==> flow/design.v <==
module main(clk, rst, mem_rdata, mem_addr, mem_wdata, mem_we);
	input clk, rst;
	input [15:0] mem_rdata;       
	output [7:0] mem_addr;
	output [7:0] mem_wdata;
	output mem_we;
	wire PCWrite, IRWrite, S, AdrSrc, MemWrite, RegSrc1, ExtenderShift, RegWrite;
	wire [1:0] RegSrc0, ALUSrcA, ALUSrcB, ResultSrc, ImmSrc;
	wire [3:0] ALUControl;
	wire [3:0] FLAGS;
	wire [15:0] Instr;
	wire [2:0] IMM_VAL_7;
	wire [7:0] IMM_VAL_1;
	assign ImmSrc = Instr[15:14];
	assign IMM_VAL_7 = 7;
	assign IMM_VAL_1 = 1;
	assign mem_we = MemWrite;
	controller CTRL(
		.clk(clk),
		.rst(rst),
		.FLAGS(FLAGS),
		.Instr(Instr),
		.PCWrite(PCWrite),
		.IRWrite(IRWrite),
		.S(S),
		.AdrSrc(AdrSrc),
		.MemWrite(MemWrite),
		.RegSrc1(RegSrc1),
		.ExtenderShift(ExtenderShift),
		.RegWrite(RegWrite),
		.RegSrc0(RegSrc0),
		.ALUSrcA(ALUSrcA),
		.ALUSrcB(ALUSrcB),
		.ResultSrc(ResultSrc),
		.ALUControl(ALUControl)
	);
	datapath DUT(
		AdrSrc,
		PCWrite,
		MemWrite,
		IRWrite,
		RegSrc1,
		ExtenderShift,
		RegWrite,
		clk,
		rst,
		S,
		ALUControl,
		ALUSrcA,
		ALUSrcB,
		IMM_VAL_1,
		IMM_VAL_7,
		ImmSrc,
		RegSrc0,
		ResultSrc,
		mem_rdata,
		FLAGS,
		Instr,
		mem_addr,
		mem_wdata
	);
endmodule
module controller(clk, rst, FLAGS, Instr, PCWrite, IRWrite, S, AdrSrc, MemWrite, RegSrc1, ExtenderShift, RegWrite, RegSrc0, ALUSrcA, ALUSrcB, ResultSrc, ALUControl);
	input clk, rst;
	input [3:0] FLAGS;
	input [15:0] Instr;
	reg [4:0] current_state, next_state;
	output reg PCWrite, IRWrite, S, AdrSrc, MemWrite, RegSrc1, ExtenderShift, RegWrite;
	output reg [1:0] RegSrc0, ALUSrcA, ALUSrcB, ResultSrc;
	output reg [3:0] ALUControl;
	wire [1:0] OP, CMD_00, B_type, B_flag;
	wire [2:0] CMD_01;
	wire logic_op;
	assign OP = Instr[15:14];
	assign CMD_00 = Instr[13:12];  
	assign CMD_01 = Instr[13:11];  
	assign B_type = Instr[13:12];
	assign B_flag = Instr[11:10];
	assign logic_op = (CMD_01 == 3'b000 | CMD_01 == 3'b001 | CMD_01 == 3'b010);
	parameter Fetch = 0;
	parameter Decode = 1;
	parameter MemAdr = 2;
	parameter MemRead = 3;
	parameter MemWB = 4;
	parameter MemW = 5;
	parameter ExecuteR = 6;
	parameter ExecuteI = 7;
	parameter ALUWB = 8;
	parameter Branch = 9;
	parameter BL = 10;
	parameter BI_MemAdr = 11;
	parameter BI_MemRead = 12;
	parameter BI_WritePC = 13;
	parameter BranchWithCondition = 14;
	always @(posedge clk)
	begin: STATE_MEMORY
		if (rst)
			current_state <= Fetch;
		else
			current_state <= next_state;
	end
	always @(*)
	begin: REGSRC_LOGIC
		RegSrc0 = 0;
		RegSrc1 = 0;
		ExtenderShift = 0;
		case (OP)
			2'b00: begin  
				if (Instr[11] == 1) begin
					RegSrc0 = 2;  
					ExtenderShift = 1;
				end
			end
			2'b01: begin  
				if (!logic_op) begin  
					RegSrc0 = 2;  
					ExtenderShift = 1;
				end
			end
			2'b10: begin  
				RegSrc1 = 1;  
			end
			2'b11: begin  
				RegSrc1 = 1;  
			end
		endcase
	end
	always @(*)
	begin: WRITE_CONTROLLER
		IRWrite = 0;
		PCWrite = 0;
		MemWrite = 0;
		RegWrite = 0;
		S = 0;
		case (current_state)
			Fetch: begin
				IRWrite = 1;
				PCWrite = 1;
			end
			Decode: begin
				PCWrite = 1;
				if (OP == 2'b11 && B_type == 2'b01)  
					RegWrite = 1;
			end
			ExecuteR: S = 1;
			ExecuteI: S = 1;
			ALUWB: RegWrite = 1;
			MemW: MemWrite = 1;
			MemWB: RegWrite = 1;
			Branch: PCWrite = 1;
			BL: PCWrite = 1;
			BI_WritePC: PCWrite = 1;
			BranchWithCondition: begin
				case (B_flag)
					2'b00: PCWrite = (FLAGS[2] == 1);  
					2'b01: PCWrite = (FLAGS[2] == 0);  
					2'b10: PCWrite = (FLAGS[1] == 1);  
					2'b11: PCWrite = (FLAGS[1] == 0);  
				endcase
			end
			default: ;
		endcase
	end
	always @(*)
	begin: OUTPUT_LOGIC
		AdrSrc = 0;
		ALUSrcA = 2'b01;
		ALUSrcB = 2'b10;
		ALUControl = 4'b0000;
		ResultSrc = 2'b10;
		case (current_state)
			Fetch: ;  
			Decode: ;  
			ExecuteR: begin 
				ALUSrcA = 0;  
				ALUSrcB = 2'b00;  
				if (OP == 2'b00) begin  
					if (CMD_00 == 2'b01)
						ALUControl = 4'b0001;  
					if (CMD_00 == 2'b10)
						ALUControl = 4'b0001;  
				end
				if (OP == 2'b01) begin  
					if (CMD_01 == 3'b000)  
						ALUControl = 4'b0100;
					if (CMD_01 == 3'b001)  
						ALUControl = 4'b0101;
					if (CMD_01 == 3'b010)  
						ALUControl = 4'b0110;
				end
			end
			ExecuteI: begin
				ALUSrcB = 2'b01;  
				ALUSrcA = 0;  
				if (OP == 2'b00) begin 
					if (CMD_00 == 2'b11)  
						ALUSrcA = 2'b10;  
					if (CMD_00 == 2'b01)
						ALUControl = 4'b0001;  
					if (CMD_00 == 2'b10)
						ALUControl = 4'b0001;  
				end
				if (OP == 2'b01) begin  
					if (CMD_01 == 3'b011)  
						ALUControl = 4'b1000;
					if (CMD_01 == 3'b100)  
						ALUControl = 4'b1001;
					if (CMD_01 == 3'b101)  
						ALUControl = 4'b1010;
					if (CMD_01 == 3'b110)  
						ALUControl = 4'b1011;
					if (CMD_01 == 3'b111)  
						ALUControl = 4'b1100;
				end
			end	
			ALUWB: ResultSrc = 2'b00;
			MemAdr: begin
				if (Instr[12] == 0)  
					ALUSrcA = 2'b00;	 
				else  
					ALUSrcA = 2'b10;	 
				ALUSrcB = 2'b01;
			end
			MemRead: begin
				ResultSrc = 2'b00;
				AdrSrc = 1;
			end
			MemW: begin
				ResultSrc = 2'b00;
				AdrSrc = 1;
			end
			MemWB: ResultSrc = 2'b01;
			Branch, BL, BI_MemAdr, BranchWithCondition: begin
				ALUSrcA = 2'b10;  
				ALUSrcB = 2'b01;  
			end
			BI_MemRead: begin
				ResultSrc = 2'b00;
				AdrSrc = 1;
			end
			BI_WritePC: ResultSrc = 2'b01;
			default: ;
		endcase
	end
	always @(*)
	begin: NEXT_STATE_LOGIC
		next_state = Fetch;
		case (current_state)
			Fetch: next_state = Decode;
			Decode: begin
				case (OP)
					2'b00: next_state = Instr[11] ? ExecuteI : ExecuteR;  
					2'b01: next_state = logic_op ? ExecuteR : ExecuteI;   
					2'b10: next_state = MemAdr;                           
					2'b11: begin  
						case (B_type)
							2'b00: next_state = Branch;
							2'b01: next_state = BL;
							2'b10: next_state = BI_MemAdr;
							2'b11: next_state = BranchWithCondition;
						endcase
					end
				endcase
			end
			ExecuteR, ExecuteI: begin
				if (OP == 2'b00 && CMD_00 == 2'b10)  
					next_state = Fetch;
				else
					next_state = ALUWB;
			end
			MemAdr: next_state = Instr[13] ? MemRead : MemW;
			MemRead: next_state = MemWB;
			BI_MemAdr: next_state = BI_MemRead;
			BI_MemRead: next_state = BI_WritePC;
			default: next_state = Fetch;
		endcase
	end
endmodule
module datapath(
	AdrSrc,
	PcWrite,
	MemWrite,
	IRWrite,
	RegSrc1,
	ExtenderShift,
	RegWrite,
	clk,
	rst,
	S,
	ALUControl,
	ALUSrcA,
	ALUSrcB,
	IMM_VAL_1,
	IMM_VAL_7,
	ImmSrc,
	RegSrc0,
	ResultSrc,
	M,
	FLAGS,
	Instr,
	MemAddr,
	WrittenData
);
input wire	AdrSrc;
input wire	PcWrite;
input wire	MemWrite;
input wire	IRWrite;
input wire	RegSrc1;
input wire	ExtenderShift;
input wire	RegWrite;
input wire	clk;
input wire	rst;
input wire	S;
input wire	[3:0] ALUControl;
input wire	[1:0] ALUSrcA;
input wire	[1:0] ALUSrcB;
input wire	[7:0] IMM_VAL_1;
input wire	[2:0] IMM_VAL_7;
input wire	[1:0] ImmSrc;
input wire	[1:0] RegSrc0;
input wire	[1:0] ResultSrc;
input wire	[15:0] M;
output wire	[3:0] FLAGS;
output wire	[15:0] Instr;
output wire	[7:0] MemAddr;
output wire	[7:0] WrittenData;
wire	[3:0] F;
wire	[3:3] FL;
wire	[15:0] Instr_ALTERA_SYNTHESIZED;
wire	[7:0] SYNTHESIZED_WIRE_0;
wire	[7:0] SYNTHESIZED_WIRE_1;
wire	[7:0] SYNTHESIZED_WIRE_27;
wire	[7:0] SYNTHESIZED_WIRE_3;
wire	[7:0] SYNTHESIZED_WIRE_4;
wire	[7:0] SYNTHESIZED_WIRE_28;
wire	[7:0] SYNTHESIZED_WIRE_29;
wire	[2:0] SYNTHESIZED_WIRE_8;
wire	[2:0] SYNTHESIZED_WIRE_9;
wire	[7:0] SYNTHESIZED_WIRE_12;
wire	[7:0] SYNTHESIZED_WIRE_30;
wire	[7:0] SYNTHESIZED_WIRE_31;
wire	[7:0] SYNTHESIZED_WIRE_16;
wire	[7:0] SYNTHESIZED_WIRE_32;
wire	[7:0] SYNTHESIZED_WIRE_18;
wire	[7:0] SYNTHESIZED_WIRE_22;
wire	[0:7] SYNTHESIZED_WIRE_24;
wire	[0:7] SYNTHESIZED_WIRE_25;
wire	[0:2] SYNTHESIZED_WIRE_26;
assign	WrittenData = SYNTHESIZED_WIRE_32;
assign	SYNTHESIZED_WIRE_24 = 0;
assign	SYNTHESIZED_WIRE_25 = 0;
assign	SYNTHESIZED_WIRE_26 = 0;
alu_with_shifter #(.W(8))	b2v_inst(
	.A(SYNTHESIZED_WIRE_0),
	.B(SYNTHESIZED_WIRE_1),
	.control(ALUControl),
	.N(F[3]),
	.Z(F[2]),
	.CO(F[1]),
	.OVF(F[0]),
	.out(SYNTHESIZED_WIRE_28));
mux_2x1 #(.W(3))	b2v_inst10(
	.sel(RegSrc1),
	.in0(Instr_ALTERA_SYNTHESIZED[2:0]),
	.in1(Instr_ALTERA_SYNTHESIZED[10:8]),
	.out(SYNTHESIZED_WIRE_9));
reg_w_rst_en #(.W(8))	b2v_inst12(
	.clk(clk),
	.rst(rst),
	.en(PcWrite),
	.inp(SYNTHESIZED_WIRE_27),
	.out(SYNTHESIZED_WIRE_29));
reg_w_rst_en #(.W(4))	b2v_inst13(
	.clk(clk),
	.rst(rst),
	.en(S),
	.inp(F),
	.out(FLAGS));
reg_w_res #(.W(8))	b2v_inst14(
	.clk(clk),
	.rst(rst),
	.inp(SYNTHESIZED_WIRE_3),
	.out(SYNTHESIZED_WIRE_22));
reg_w_res #(.W(8))	b2v_inst15(
	.clk(clk),
	.rst(rst),
	.inp(SYNTHESIZED_WIRE_4),
	.out(SYNTHESIZED_WIRE_32));
reg_w_res #(.W(8))	b2v_inst16(
	.clk(clk),
	.rst(rst),
	.inp(SYNTHESIZED_WIRE_28),
	.out(SYNTHESIZED_WIRE_12));
reg_w_res #(.W(8))	b2v_inst18(
	.clk(clk),
	.rst(rst),
	.inp(M[7:0]),
	.out(SYNTHESIZED_WIRE_30));
mux_2x1 #(.W(8))	b2v_inst19(
	.sel(AdrSrc),
	.in0(SYNTHESIZED_WIRE_29),
	.in1(SYNTHESIZED_WIRE_27),
	.out(SYNTHESIZED_WIRE_16));
reg_file_8	b2v_inst2(
	.clk(clk),
	.rst(rst),
	.WE3(RegWrite),
	.A1(SYNTHESIZED_WIRE_8),
	.A2(SYNTHESIZED_WIRE_9),
	.A3(Instr_ALTERA_SYNTHESIZED[10:8]),
	.R7_in(SYNTHESIZED_WIRE_27),
	.WD3(SYNTHESIZED_WIRE_27),
	.RD1(SYNTHESIZED_WIRE_3),
	.RD2(SYNTHESIZED_WIRE_4));
reg_w_rst_en #(.W(16))	b2v_inst20(
	.clk(clk),
	.rst(rst),
	.en(IRWrite),
	.inp(M),
	.out(Instr_ALTERA_SYNTHESIZED));
mux_4x1 #(.W(8))	b2v_inst22(
	.in0(SYNTHESIZED_WIRE_12),
	.in1(SYNTHESIZED_WIRE_30),
	.in2(SYNTHESIZED_WIRE_28),
	.in3(SYNTHESIZED_WIRE_31),
	.sel(ResultSrc),
	.out(SYNTHESIZED_WIRE_27));
assign	MemAddr = SYNTHESIZED_WIRE_16;
extend	b2v_inst4(
	.ImmSrc(ImmSrc),
	.inp(Instr_ALTERA_SYNTHESIZED[11:0]),
	.out(SYNTHESIZED_WIRE_18));
left_shifter	b2v_inst5(
	.en(ExtenderShift),
	.inp(SYNTHESIZED_WIRE_18),
	.rot(Instr_ALTERA_SYNTHESIZED[7:5]),
	.out(SYNTHESIZED_WIRE_31));
mux_4x1 #(.W(8))	b2v_inst7(
	.in0(SYNTHESIZED_WIRE_32),
	.in1(SYNTHESIZED_WIRE_31),
	.in2(IMM_VAL_1),
	.in3(SYNTHESIZED_WIRE_30),
	.sel(ALUSrcB),
	.out(SYNTHESIZED_WIRE_1));
mux_4x1 #(.W(8))	b2v_inst8(
	.in0(SYNTHESIZED_WIRE_22),
	.in1(SYNTHESIZED_WIRE_29),
	.in2(SYNTHESIZED_WIRE_24),
	.in3(SYNTHESIZED_WIRE_25),
	.sel(ALUSrcA),
	.out(SYNTHESIZED_WIRE_0));
mux_4x1 #(.W(3))	b2v_inst9(
	.in0(Instr_ALTERA_SYNTHESIZED[7:5]),
	.in1(IMM_VAL_7),
	.in2(Instr_ALTERA_SYNTHESIZED[10:8]),
	.in3(SYNTHESIZED_WIRE_26),
	.sel(RegSrc0),
	.out(SYNTHESIZED_WIRE_8));
assign	Instr = Instr_ALTERA_SYNTHESIZED;
endmodule
module dec_3x8(inp, out);
	input [2:0] inp;
	output [7:0] out;
	assign out[7] = (inp[2]) & (inp[1]) & (inp[0]);
	assign out[6] = (inp[2]) & (inp[1]) & (~inp[0]);
	assign out[5] = (inp[2]) & (~inp[1]) & (inp[0]);
	assign out[4] = (inp[2]) & (~inp[1]) & (~inp[0]);
	assign out[3] = (~inp[2]) & (inp[1]) & (inp[0]);
	assign out[2] = (~inp[2]) & (inp[1]) & (~inp[0]);
	assign out[1] = (~inp[2]) & (~inp[1]) & (inp[0]);
	assign out[0] = (~inp[2]) & (~inp[1]) & (~inp[0]);
endmodule
module mux_2x1 #(parameter W=8)(in0, in1, sel, out);
	input [W-1:0] in0, in1;
	input sel;
	output reg [W-1:0] out;
	always @(in0, in1, sel)
		case(sel)
			1'b0: out = in0;
			1'b1: out = in1;
		endcase
endmodule
module mux_4x1 #(parameter W=8)(in0, in1, in2, in3, sel, out);
	input [W-1:0] in0, in1, in2, in3;
	input [1:0] sel;
	output reg [W-1:0] out;
	always @(in0, in1, in2, in3, sel)
		case(sel)
			2'b00: out = in0;
			2'b01: out = in1;
			2'b10: out = in2;
			2'b11: out = in3;
		endcase
endmodule
module mux_8x1 #(parameter W=8)(in0, in1, in2, in3, in4, in5, in6, in7, sel, out);
	input [W-1:0] in0, in1, in2, in3, in4, in5, in6, in7;
	input [2:0] sel;
	wire [W-1:0] middle_out0, middle_out1;
	output [W-1:0] out;
	mux_4x1 #(W) mux1 (in0, in1, in2, in3, sel[1:0], middle_out0);
	mux_4x1 #(W) mux2 (in4, in5, in6, in7, sel[1:0], middle_out1);
	mux_2x1 #(W) mux3 (middle_out0, middle_out1, sel[2], out);
endmodule
module reg_w_res #(parameter W=8) (clk, rst, inp, out);
	input clk, rst;
	input [W-1:0] inp;
	output reg [W-1:0] out;
	always @(posedge clk)
	begin
		if (rst) begin
			out <= 0;
		end else begin
			out <= inp;
		end
	end
endmodule
module reg_w_rst_en #(parameter W=8) (clk, rst, en, inp, out);
	input clk, rst, en;
	input [W-1:0] inp;
	output reg [W-1:0] out;
	always @(posedge clk)
	begin
		if (rst) begin
			out <= 0;
		end else if (en) begin
			out <= inp;
		end
	end
endmodule
module bit_8_reg_w_rst_en #(parameter D=0) (clk, rst, en, inp, out);
	input clk, rst, en;
	input [7:0] inp;
	output reg [7:0] out;
	always @(posedge clk)
	begin
		if (rst) begin
			out <= D;
		end else if (en) begin
			out <= inp;
		end
	end
endmodule
module reg_file_8(clk, rst, A1, A2, A3, WD3, R7_in, RD1, RD2, WE3);
	input clk, rst, WE3;
	input[2:0] A1, A2, A3;
	input[7:0] WD3, R7_in;
	output [7:0] RD1, RD2;
	wire [7:0] R_OUT[7:0];
	wire [7:0] DEC_WR_OUT, WRITE_SELECT;
	dec_3x8 dec_write_en(.inp(A3), .out(DEC_WR_OUT));
	assign WRITE_SELECT[0] = DEC_WR_OUT[0] & WE3;
	assign WRITE_SELECT[1] = DEC_WR_OUT[1] & WE3;
	assign WRITE_SELECT[2] = DEC_WR_OUT[2] & WE3;
	assign WRITE_SELECT[3] = DEC_WR_OUT[3] & WE3;
	assign WRITE_SELECT[4] = DEC_WR_OUT[4] & WE3;
	assign WRITE_SELECT[5] = DEC_WR_OUT[5] & WE3;
	assign WRITE_SELECT[6] = DEC_WR_OUT[6] & WE3;
	assign WRITE_SELECT[7] = DEC_WR_OUT[7] & WE3;
	bit_8_reg_w_rst_en #(0) R0(.clk(clk), .rst(rst), .en(WRITE_SELECT[0]), .inp(WD3), .out(R_OUT[0]));
	bit_8_reg_w_rst_en #(1) R1(.clk(clk), .rst(rst), .en(WRITE_SELECT[1]), .inp(WD3), .out(R_OUT[1]));
	bit_8_reg_w_rst_en #(2) R2(.clk(clk), .rst(rst), .en(WRITE_SELECT[2]), .inp(WD3), .out(R_OUT[2]));
	bit_8_reg_w_rst_en #(3) R3(.clk(clk), .rst(rst), .en(WRITE_SELECT[3]), .inp(WD3), .out(R_OUT[3]));
	bit_8_reg_w_rst_en #(4) R4(.clk(clk), .rst(rst), .en(WRITE_SELECT[4]), .inp(WD3), .out(R_OUT[4]));
	bit_8_reg_w_rst_en #(5) R5(.clk(clk), .rst(rst), .en(WRITE_SELECT[5]), .inp(WD3), .out(R_OUT[5]));
	bit_8_reg_w_rst_en #(6) R6(.clk(clk), .rst(rst), .en(WRITE_SELECT[6]), .inp(WD3), .out(R_OUT[6]));
	bit_8_reg_w_rst_en #(0) R7(.clk(clk), .rst(rst), .en(WRITE_SELECT[7]), .inp(R7_in), .out(R_OUT[7]));
	mux_8x1 #(8) mux_A1(R_OUT[0], R_OUT[1], R_OUT[2], R_OUT[3],
								 R_OUT[4], R_OUT[5], R_OUT[6], R_OUT[7],
								 A1, RD1);
	mux_8x1 #(8) mux_A2(R_OUT[0], R_OUT[1], R_OUT[2], R_OUT[3],
								 R_OUT[4], R_OUT[5], R_OUT[6], R_OUT[7],
								 A2, RD2);
endmodule
module extend(inp, out, ImmSrc);
	input [11:0] inp;
	input [1:0] ImmSrc;
	output reg [7:0] out;
	always @(inp, ImmSrc)
	begin
		case (ImmSrc)
			2'b10: out = {2'b0, inp[11], inp[4:0]};  
			2'b11: out = {2'b0, inp[5:0]};           
			default: out = {3'b0, inp[4:0]};         
		endcase
	end
endmodule
module left_shifter(inp, rot, en, out);
	input [7:0] inp;
	input [2:0] rot;
	input en;
	output reg [7:0] out;
	always @(*)
	begin
	if (en)
	begin
		out = inp << rot;
	end
	else
		out = inp;
	end
endmodule
module alu_with_shifter #(parameter W=8)(A, B, out, control, N, Z, CO, OVF);
	input [W-1:0] A, B;
	input [3:0] control;
	output reg N,Z,CO,OVF;
	output reg [W-1:0] out;
	reg [2*W-1:0] A_A;
	always @(*)
	begin
		CO = 0;
		OVF = 0;
		out = 0;
		A_A = 0;
		case(control)
		4'b0000:	begin  
					{CO, out} = A + B;
					OVF = (A[W-1] ~^ B[W-1]) & (A[W-1] ^ out[W-1]);
					end
		4'b0001:	begin  
					{CO, out} = A - B;
					OVF = (A[W-1] ^ out[W-1]) & (A[W-1] ^ B[W-1]);
					end
		4'b0010:	begin  
					{CO, out} = B - A;
					OVF = (B[W-1] ^ out[W-1]) & (A[W-1] ^ B[W-1]);
					end
		4'b0011:	out = A & (~B);
		4'b0100:	out = A & B;   
		4'b0101:	out = A | B;   
		4'b0110:	out = A ^ B;   
		4'b0111:	out = A ~^ B;
		4'b1000: begin  
					A_A = {A,A};
					A_A = A_A << B;
					out = A_A[2*W-1:W];
					end
		4'b1001: begin  
					A_A = {A,A};
					A_A = A_A >> B;
					out = A_A[W-1:0];
					end
		4'b1010: out = A << B;    
		4'b1011: out = A >> B;    
		4'b1100: out = A >>> B;   
		default: out = 0;
		endcase
		N = out[W-1];
		Z = (out == 0);
	end
endmodule
From RTL to reports: main
Each step is given for the RTL above and for the edited RTL.
Lines under "before" count in the file above, lines under "after" in the edited file.
"diff": "after" minus "before" as printed here. "change_rel_pct": 100 x difference / "before".
{ "setup": {"top": "main", "clock": "clk", "cell_library": "sky130hd", "pvt_corner": "tt_025C_1v80"} }

Edit of the RTL
Unified diff, file above to edited file.
The edited RTL no longer does the same as the RTL above: the edit was made by script, with no optimisation intended.
begin of diff
@@ -499,5 +499,8 @@
 	output [W-1:0] out;
 	mux_4x1 #(W) mux1 (in0, in1, in2, in3, sel[1:0], middle_out0);
-	mux_4x1 #(W) mux2 (in4, in5, in6, in7, sel[1:0], middle_out1);
+	wire [W-1:0] middle_out1_p, middle_out1_n;
+	mux_4x1 #(W) mux2 (in4, in5, in6, in7, sel[1:0], middle_out1_p);
+	mux_4x1 #(W) mux2_twin (in4, ~in5, in6, in7, sel[1:0], middle_out1_n);
+	assign middle_out1 = middle_out1_p ^ middle_out1_n;
 	mux_2x1 #(W) mux3 (middle_out0, middle_out1, sel[2], out);
 endmodule
end of diff

Elaborated design
Yosys after proc, flatten, opt, wreduce and memory -nomap, before mapping. Print and check cells are not counted.
{ "bits": {"columns": ["item", "before", "after", "diff", "change_rel_pct"], "rows": [
  ["reg_bits", 128, 128, 0, 0.00],
  ["output_inout_bits", 17, 17, 0, 0.00]
]} }
{ "op_classes": {"columns": ["item", "before", "after", "diff", "change_rel_pct"], "rows": [
  ["equal", 60, 60, 0, 0.00],
  ["n_mux", 59, 61, 2, 3.39],
  ["shift", 6, 6, 0, 0.00],
  ["n_addsub", 3, 3, 0, 0.00],
  ["bitwise", 45, 48, 3, 6.67],
  ["n_reduce_logical", 26, 26, 0, 0.00]
]} }
{ "ops": {"columns": ["op", "before", "after", "diff", "change_rel_pct"], "rows": [
  ["parallel mux 8 bit (select 4 bit)", 6, 8, 2, 33.33],
  ["bitwise XOR 8 bit", 1, 3, 2, 200.00],
  ["inverter 8 bit", 1, 2, 1, 100.00],
  ["AND 1 bit", 23, 23, 0, 0.00],
  ["equality test 2 bit with constant B", 18, 18, 0, 0.00],
  ["two-way mux 4 bit", 12, 12, 0, 0.00],
  ["two-way mux 1 bit", 11, 11, 0, 0.00],
  ["equality test 2 x 1 -> 1 bit with constant B", 9, 9, 0, 0.00],
  ["zero test 2 bit", 9, 9, 0, 0.00],
  ["inverter 1 bit", 9, 9, 0, 0.00],
  ["equality test 5 x 4 -> 1 bit with constant B", 7, 7, 0, 0.00],
  ["OR reduction 2 bit", 6, 6, 0, 0.00],
  ["equality test 4 bit with constant B", 5, 5, 0, 0.00],
  ["two-way mux 2 bit", 5, 5, 0, 0.00],
  ["equality test 3 bit with constant B", 4, 4, 0, 0.00],
  ["equality test 4 x 3 -> 1 bit with constant B", 4, 4, 0, 0.00],
  ["equality test 5 x 3 -> 1 bit with constant B", 4, 4, 0, 0.00],
  ["bitwise XOR 1 bit", 4, 4, 0, 0.00],
  ["parallel mux 1 bit (select 2 bit)", 3, 3, 0, 0.00],
  ["parallel mux 1 bit (select 3 bit)", 3, 3, 0, 0.00],
  ["parallel mux 8 bit (select 2 bit)", 3, 3, 0, 0.00],
  ["AND 8 bit", 2, 2, 0, 0.00],
  ["equality test 3 x 2 -> 1 bit with constant B", 2, 2, 0, 0.00],
  ["equality test 4 x 2 -> 1 bit with constant B", 2, 2, 0, 0.00],
  ["equality test 5 x 2 -> 1 bit with constant B", 2, 2, 0, 0.00],
  ["logical AND 1 bit", 2, 2, 0, 0.00],
  ["bitwise OR 1 bit", 2, 2, 0, 0.00],
  ["parallel mux 2 bit (select 2 bit)", 2, 2, 0, 0.00]
]} }
Not every row of either side is listed.

Depth
Depth = most cells in a row (Yosys ltp): at word level without a register or memory, in the mapped netlist without a sequential cell, where the memories' decode and read muxes count.
{ "logic_depth": {"columns": ["item", "before", "after", "diff", "change_rel_pct"], "rows": [
  ["ltp_word", 15, 15, 0, 0.00],
  ["ABC_AREA", "0", "0", null, null],
  ["mapped_depth", 21, 21, 0, 0.00],
  ["depth_no_buf", 18, 19, 1, 5.56]
]} }

After synthesis
Yosys stat after the flow's synthesis: flattened, memories mapped to cells. It holds for the ABC_AREA given above (unset counts as 0); a run with the other value may have another netlist.
{ "types": {"columns": ["cell_type", "before", "after", "diff", "change_rel_pct"], "rows": [
  ["sky130_fd_sc_hd__nand2_1", 145, 76, -69, -47.59],
  ["sky130_fd_sc_hd__dfxtp_1", 137, 105, -32, -23.36],
  ["sky130_fd_sc_hd__o21ai_0", 87, 62, -25, -28.74],
  ["sky130_fd_sc_hd__a21oi_1", 85, 60, -25, -29.41],
  ["sky130_fd_sc_hd__nor2_1", 105, 86, -19, -18.10],
  ["sky130_fd_sc_hd__mux2_2", 6, 23, 17, 283.33],
  ["sky130_fd_sc_hd__a31oi_1", 52, 36, -16, -30.77],
  ["sky130_fd_sc_hd__clkbuf_1", 60, 46, -14, -23.33],
  ["sky130_fd_sc_hd__mux4_2", 13, 0, -13, -100.00],
  ["sky130_fd_sc_hd__a311oi_1", 17, 5, -12, -70.59],
  ["sky130_fd_sc_hd__or3_1", 15, 3, -12, -80.00],
  ["sky130_fd_sc_hd__o22ai_1", 9, 21, 12, 133.33],
  ["sky130_fd_sc_hd__inv_1", 26, 33, 7, 26.92],
  ["sky130_fd_sc_hd__nand4_1", 18, 25, 7, 38.89],
  ["sky130_fd_sc_hd__nor4_1", 3, 10, 7, 233.33],
  ["sky130_fd_sc_hd__mux2i_1", 31, 37, 6, 19.35],
  ["sky130_fd_sc_hd__nor2b_1", 17, 22, 5, 29.41],
  ["sky130_fd_sc_hd__and3_1", 14, 9, -5, -35.71]
]} }
Not every row of either side is listed.
{ "mapped": {"columns": ["item", "before", "after", "diff", "change_rel_pct"], "rows": [
  ["seqArea_um2", 2742.6, 2102.0, -640.6, -23.36],
  ["ffs", 137, 105, -32, -23.36],
  ["mapped_cells", 1192, 969, -223, -18.71],
  ["synth_area_um2", 9396.5, 7552.2, -1844.3, -19.63]
]} }
By module: a second synthesis without flattening, with its own total; a netlist apart from the flattened one above.
{ "unflattened": {"columns": ["item", "before", "after", "diff", "change_rel_pct"], "rows": [
  ["cells_unflattened", 1082, 1134, 52, 4.81],
  ["hier_area_um2", 10407.5, 11000.6, 593.1, 5.70]
]} }
Rows give one instance, submodules left out.
{ "by_module_before": {"columns": ["mod", "instances", "n_cells", "seq_area_um2", "area_um2"], "rows": [
  ["alu_with_shifter (W=8)", 1, 451, 0.0, 3005.4],
  ["mux_4x1 (W=8)", 7, 10, 0.0, 196.4],
  ["reg_w_res (W=8)", 4, 16, 160.2, 210.2],
  ["controller", 1, 93, 300.3, 792.0],
  ["reg_w_rst_en (W=16)", 1, 52, 320.3, 580.6],
  ["bit_8_reg_w_rst_en (D=0)", 2, 26, 160.2, 285.3],
  ["mux_2x1 (W=8)", 3, 9, 0.0, 131.4],
  ["left_shifter", 1, 43, 0.0, 362.8],
  ["bit_8_reg_w_rst_en (D=3)", 1, 26, 160.2, 292.8],
  ["bit_8_reg_w_rst_en (D=5)", 1, 26, 160.2, 292.8],
  ["bit_8_reg_w_rst_en (D=6)", 1, 26, 160.2, 292.8],
  ["bit_8_reg_w_rst_en (D=1)", 1, 26, 160.2, 290.3],
  ["bit_8_reg_w_rst_en (D=2)", 1, 26, 160.2, 290.3],
  ["bit_8_reg_w_rst_en (D=4)", 1, 26, 160.2, 290.3]
]} }
before: Further modules, not shown: 10.
{ "by_module_after": {"columns": ["mod", "instances", "n_cells", "seq_area_um2", "area_um2"], "rows": [
  ["alu_with_shifter (W=8)", 1, 451, 0.0, 3005.4],
  ["mux_4x1 (W=8)", 9, 10, 0.0, 196.4],
  ["reg_w_res (W=8)", 4, 16, 160.2, 210.2],
  ["controller", 1, 93, 300.3, 792.0],
  ["reg_w_rst_en (W=16)", 1, 52, 320.3, 580.6],
  ["bit_8_reg_w_rst_en (D=0)", 2, 26, 160.2, 285.3],
  ["mux_2x1 (W=8)", 3, 9, 0.0, 131.4],
  ["left_shifter", 1, 43, 0.0, 362.8],
  ["bit_8_reg_w_rst_en (D=3)", 1, 26, 160.2, 292.8],
  ["bit_8_reg_w_rst_en (D=5)", 1, 26, 160.2, 292.8],
  ["bit_8_reg_w_rst_en (D=6)", 1, 26, 160.2, 292.8],
  ["bit_8_reg_w_rst_en (D=1)", 1, 26, 160.2, 290.3],
  ["bit_8_reg_w_rst_en (D=2)", 1, 26, 160.2, 290.3],
  ["bit_8_reg_w_rst_en (D=4)", 1, 26, 160.2, 290.3]
]} }
after: Further modules, not shown: 10.

Timing after synthesis
Path of least setup slack by OpenSTA after synthesis, without wires, with an ideal clock, recovery checks aside; 20% of the period is set as input and as output delay. Where synthesis merged equal registers, the netlist keeps one of their names.
{ "synth_timing": {"columns": ["item", "before", "after", "diff", "change_rel_pct"], "rows": [
  ["path_type", "reg-to-output", "reg-to-output", null, null],
  ["from", "register CTRL.current_state", "register DUT.b2v_inst20.out[12]", null, null],
  ["to", "output port mem_addr[4]", "output port mem_addr[4]", null, null],
  ["launch_ns", 0.000, 0.000, 0.000, null],
  ["stages", 21, 20, -1, -4.76],
  ["output_delay_ns", 1.100, 1.100, 0.000, 0.00],
  ["required_time_ns", 4.400, 4.400, 0.000, 0.00],
  ["tclk_ns", 5.5, 5.5, 0.0, 0.00],
  ["arrival_ns", 4.058, 3.938, -0.120, -2.96],
  ["path_delay_ns", 4.058, 3.938, -0.120, -2.96],
  ["setup_slack_ns", 0.342, 0.462, 0.120, null],
  ["path_buffers", 5, 3, -2, -40.00],
  ["synth_period_reached_ns", 5.158, 5.038, -0.120, -2.33]
]} }
"path_delay_ns" = arrival - input delay + setup time.
A path that ends at an output port has no setup time.
"stages" counts driving pins, that of a launching flip-flop among them; a cell with two outputs on the path counts twice.
"synth_period_reached_ns" is the clock period less the worst setup slack; recovery checks do not enter. This is arithmetic on one report: input and output delays are still those of the set period (20% each).
Where an end lacks its bit number, it is one bit of the signal, or one of the new flip-flops if synthesis recoded a state register.
Between the ends stands the longest chain of elaborated cells between them, by number of cells; it is not shown to be the way that was timed. Of several equally long chains one is given.
Each line given opens the expression or statement behind the cell; cells for indexed reads and writes are added by Yosys, which also makes memories of some case tables.
{ "synth_between_before": {"path_cell_list": "sky130_fd_sc_hd__dfxtp_1 sky130_fd_sc_hd__or4_4 sky130_fd_sc_hd__buf_6 sky130_fd_sc_hd__nor2_8 sky130_fd_sc_hd__buf_8 sky130_fd_sc_hd__nand2_1 sky130_fd_sc_hd__o21ai_1 sky130_fd_sc_hd__clkbuf_1 sky130_fd_sc_hd__ha_1 sky130_fd_sc_hd__clkbuf_1 sky130_fd_sc_hd__nand2b_1 sky130_fd_sc_hd__a2bb2oi_1 sky130_fd_sc_hd__mux2i_1 sky130_fd_sc_hd__xnor2_1 sky130_fd_sc_hd__a222oi_1 sky130_fd_sc_hd__o41ai_2 sky130_fd_sc_hd__a21oi_1 sky130_fd_sc_hd__and3_4 sky130_fd_sc_hd__o221a_1 sky130_fd_sc_hd__buf_6 sky130_fd_sc_hd__a21oi_1", "elab_chain_len": 10, "cells_between": 69, "classes_between": "add/sub (3); eq/ne (34); shift (5); mux (10); logic (7); reduce/logical (10)"} }
{ "synth_lines_before": {"columns": ["item", "line_no", "source"], "rows": [
  ["start: declaration", 67, "reg [4:0] current_state, next_state;"],
  ["start: assignment", 98, "current_state <= Fetch;"],
  ["start: assignment", 100, "current_state <= next_state;"],
  ["equality test 5 x 4 -> 1 bit", 171, "case (current_state)"],
  ["OR reduction 4 bit", 171, null],
  ["parallel mux 2 bit (select 4 bit)", 171, null],
  ["equality test 2 bit", 488, "case(sel)"],
  ["OR reduction 2 bit", null, null],
  ["parallel mux 8 bit (select 3 bit)", 488, null],
  ["subtractor 8 x 8 -> 9 bit", 624, "{CO, out} = B - A;"],
  ["parallel mux 8 bit (select 13 bit)", 614, "case(control)"],
  ["parallel mux 8 bit (select 4 bit)", 488, null],
  ["parallel mux 8 bit (select 2 bit)", 478, "case(sel)"],
  ["end: declaration", 4, "output [7:0] mem_addr;"]
]} }
{ "synth_between_after": {"path_cell_list": "sky130_fd_sc_hd__dfxtp_1 sky130_fd_sc_hd__nor2b_1 sky130_fd_sc_hd__buf_6 sky130_fd_sc_hd__o21a_4 sky130_fd_sc_hd__or4b_4 sky130_fd_sc_hd__a31oi_4 sky130_fd_sc_hd__inv_2 sky130_fd_sc_hd__buf_6 sky130_fd_sc_hd__buf_2 sky130_fd_sc_hd__fa_1 sky130_fd_sc_hd__a21oi_1 sky130_fd_sc_hd__nor2b_1 sky130_fd_sc_hd__nor2_1 sky130_fd_sc_hd__mux2i_1 sky130_fd_sc_hd__a21oi_1 sky130_fd_sc_hd__o22ai_1 sky130_fd_sc_hd__nor2b_1 sky130_fd_sc_hd__or4b_1 sky130_fd_sc_hd__o21ai_4 sky130_fd_sc_hd__a31oi_1", "elab_chain_len": 15, "cells_between": 71, "classes_between": "add/sub (3); eq/ne (25); shift (5); mux (26); logic (8); reduce/logical (4)"} }
{ "synth_lines_after": {"columns": ["item", "line_no", "source"], "rows": [
  ["start: declaration", 523, "output reg [W-1:0] out;"],
  ["start: assignment", 527, "out <= 0;"],
  ["start: assignment", 529, "out <= inp;"],
  ["equality test 2 x 1 -> 1 bit", 198, "if (CMD_00 == 2'b01)"],
  ["two-way mux 1 bit", 198, null],
  ["two-way mux 1 bit", 200, "if (CMD_00 == 2'b10)"],
  ["two-way mux 4 bit", 195, "if (OP == 2'b00) begin"],
  ["two-way mux 4 bit", 204, "if (CMD_01 == 3'b011)"],
  ["two-way mux 4 bit", 206, "if (CMD_01 == 3'b100)"],
  ["two-way mux 4 bit", 208, "if (CMD_01 == 3'b101)"],
  ["two-way mux 4 bit", 210, "if (CMD_01 == 3'b110)"],
  ["two-way mux 4 bit", 212, "if (CMD_01 == 3'b111)"],
  ["two-way mux 4 bit", 203, "if (OP == 2'b01) begin"],
  ["parallel mux 4 bit (select 2 bit)", 171, "case (current_state)"],
  ["equality test 4 bit", 617, "case(control)"],
  ["parallel mux 8 bit (select 13 bit)", 617, null],
  ["parallel mux 8 bit (select 4 bit)", 488, "case(sel)"],
  ["parallel mux 8 bit (select 2 bit)", 478, "case(sel)"],
  ["end: declaration", 4, "output [7:0] mem_addr;"]
]} }

Timing after layout
Path of least setup slack in the final report of the runs of pair A (OpenROAD, finished layout, wires in). Where an end is a register, its clock arrival counts in the times.
{ "layout_timing": {"columns": ["item", "before", "after", "diff", "change_rel_pct"], "rows": [
  ["path_type", "reg-to-output", "reg-to-output", null, null],
  ["from", "register CTRL.current_state", "register CTRL.current_state", null, null],
  ["to", "output port mem_addr[6]", "output port mem_addr[0]", null, null],
  ["path_buffers", 5, 4, -1, -20.00],
  ["required_time_ns", 4.40, 4.40, 0.00, 0.00],
  ["arrival_ns", 4.35, 4.16, -0.19, -4.37],
  ["launch_ns", 0.43, 0.34, -0.09, -20.93],
  ["setup_slack_ns", 0.05, 0.24, 0.19, null],
  ["output_delay_ns", 1.10, 1.10, 0.00, 0.00],
  ["stages", 23, 16, -7, -30.43],
  ["tclk_ns", 5.5, 5.5, 0.0, 0.00]
]} }
Where an end lacks its bit number, it is one bit of the signal, or one of the new flip-flops if synthesis recoded a state register.
Between the ends stands the longest chain of elaborated cells between them, by number of cells; it is not shown to be the way that was timed. Of several equally long chains one is given.
{ "layout_between_before": {"path_cell_list": "sky130_fd_sc_hd__dfxtp_2 sky130_fd_sc_hd__or4_4 sky130_fd_sc_hd__buf_6 sky130_fd_sc_hd__nor2_8 sky130_fd_sc_hd__o21ai_2 sky130_fd_sc_hd__nand2_2 sky130_fd_sc_hd__buf_6 sky130_fd_sc_hd__ha_4 sky130_fd_sc_hd__inv_2 sky130_fd_sc_hd__fa_2 sky130_fd_sc_hd__nand3_2 sky130_fd_sc_hd__a21oi_1 sky130_fd_sc_hd__o21a_1 sky130_fd_sc_hd__nor2_2 sky130_fd_sc_hd__o32a_1 sky130_fd_sc_hd__a31oi_2 sky130_fd_sc_hd__a211o_1 sky130_fd_sc_hd__nor3_2 sky130_fd_sc_hd__buf_4 sky130_fd_sc_hd__a211o_1 sky130_fd_sc_hd__a31oi_1 sky130_fd_sc_hd__buf_4 sky130_fd_sc_hd__buf_6", "elab_chain_len": 10, "cells_between": 69, "classes_between": "add/sub (3); eq/ne (34); shift (5); mux (10); logic (7); reduce/logical (10)"} }
{ "layout_lines_before": {"columns": ["item", "line_no", "source"], "rows": [
  ["start: declaration", 67, "reg [4:0] current_state, next_state;"],
  ["start: assignment", 98, "current_state <= Fetch;"],
  ["start: assignment", 100, "current_state <= next_state;"],
  ["equality test 5 x 4 -> 1 bit", 171, "case (current_state)"],
  ["OR reduction 4 bit", 171, null],
  ["parallel mux 2 bit (select 4 bit)", 171, null],
  ["equality test 2 bit", 488, "case(sel)"],
  ["OR reduction 2 bit", null, null],
  ["parallel mux 8 bit (select 3 bit)", 488, null],
  ["subtractor 8 x 8 -> 9 bit", 624, "{CO, out} = B - A;"],
  ["parallel mux 8 bit (select 13 bit)", 614, "case(control)"],
  ["parallel mux 8 bit (select 4 bit)", 488, null],
  ["parallel mux 8 bit (select 2 bit)", 478, "case(sel)"],
  ["end: declaration", 4, "output [7:0] mem_addr;"]
]} }
{ "layout_between_after": {"path_cell_list": "sky130_fd_sc_hd__dfxtp_1 sky130_fd_sc_hd__buf_4 sky130_fd_sc_hd__nor3_4 sky130_fd_sc_hd__nand2_4 sky130_fd_sc_hd__a2bb2oi_2 sky130_fd_sc_hd__buf_4 sky130_fd_sc_hd__inv_2 sky130_fd_sc_hd__buf_4 sky130_fd_sc_hd__mux2_2 sky130_fd_sc_hd__nand2_1 sky130_fd_sc_hd__a41oi_1 sky130_fd_sc_hd__a2111oi_4 sky130_fd_sc_hd__nor3_1 sky130_fd_sc_hd__o31a_1 sky130_fd_sc_hd__a21oi_1 sky130_fd_sc_hd__clkdlybuf4s50_1", "elab_chain_len": 10, "cells_between": 69, "classes_between": "add/sub (3); eq/ne (34); shift (5); mux (10); logic (7); reduce/logical (10)"} }
{ "layout_lines_after": {"columns": ["item", "line_no", "source"], "rows": [
  ["start: declaration", 67, "reg [4:0] current_state, next_state;"],
  ["start: assignment", 98, "current_state <= Fetch;"],
  ["start: assignment", 100, "current_state <= next_state;"],
  ["equality test 5 x 4 -> 1 bit", 171, "case (current_state)"],
  ["OR reduction 4 bit", 171, null],
  ["parallel mux 2 bit (select 4 bit)", 171, null],
  ["equality test 2 bit", 488, "case(sel)"],
  ["OR reduction 2 bit", null, null],
  ["parallel mux 8 bit (select 3 bit)", 488, null],
  ["subtractor 8 x 8 -> 9 bit", 627, "{CO, out} = B - A;"],
  ["parallel mux 8 bit (select 13 bit)", 617, "case(control)"],
  ["parallel mux 8 bit (select 4 bit)", 488, null],
  ["parallel mux 8 bit (select 2 bit)", 478, "case(sel)"],
  ["end: declaration", 4, "output [7:0] mem_addr;"]
]} }

Layout results
Both versions went through the flow (Yosys, OpenROAD) with the same settings in each pair. Constraints: input delay and output delay 20% of the set period each, output load 0.01 pF.
{ "settings_pair_A": {"period_ns": 5.5, "CAP_MARGIN": 20, "CORE_MARGIN": 2, "CORE_UTILIZATION": 40, "SLEW_MARGIN": 20} }
{ "results_pair_A": {"columns": ["item", "before", "after", "diff", "change_rel_pct"], "rows": [
  ["final_setup_tns_ns", 0.000, 0.000, 0.000, null],
  ["hold_worst_slack_ns", 0.473, 0.464, -0.009, null],
  ["period_less_ws_ns", 5.448, 5.260, -0.188, -3.45],
  ["finalUtil_pct", 50.5, 46.5, -4.0, null],
  ["total_power_uw", 3291, 2227, -1064, -32.33],
  ["final_die_area_um2", 24733.9, 19995.4, -4738.5, -19.16],
  ["setup_ws_ns", 0.052, 0.240, 0.188, null],
  ["synth_chip_area_um2", 9396.5, 7552.2, -1844.3, -19.63]
]} }
{ "settings_pair_B": {"ABC_AREA": 1, "CELL_PAD_IN_SITES_DETAIL_PLACEMENT": 1, "CORE_MARGIN": 4, "CORE_UTILIZATION": 33, "CTS_CLUSTER_DIAMETER": 107, "GPL_ROUTABILITY_DRIVEN": 1, "HOLD_SLACK_MARGIN": 0.19, "PLACE_DENSITY_LB_ADDON": 0.13, "SLEW_MARGIN": 20, "period_ns": 5.5, "CAP_MARGIN": 20} }
{ "results_pair_B": {"columns": ["item", "before", "after", "diff", "change_rel_pct"], "rows": [
  ["final_setup_tns_ns", 0.000, 0.000, 0.000, null],
  ["hold_worst_slack_ns", 0.434, 0.429, -0.005, null],
  ["period_less_ws_ns", 5.242, 5.283, 0.041, 0.78],
  ["finalUtil_pct", 40.1, 39.3, -0.8, null],
  ["total_power_uw", 3231, 2314, -917, -28.38],
  ["final_die_area_um2", 30844.1, 25684.9, -5159.2, -16.73],
  ["setup_ws_ns", 0.258, 0.217, -0.041, null],
  ["synth_chip_area_um2", 9272.6, 7651.1, -1621.5, -17.49]
]} }
"period_less_ws_ns" = clock period - worst setup slack. The figure is calculated, with input and output delays left at 20% of the set period.
"total_power_uw" rests on the timing tool's default activity at the inputs, not on a simulated workload.
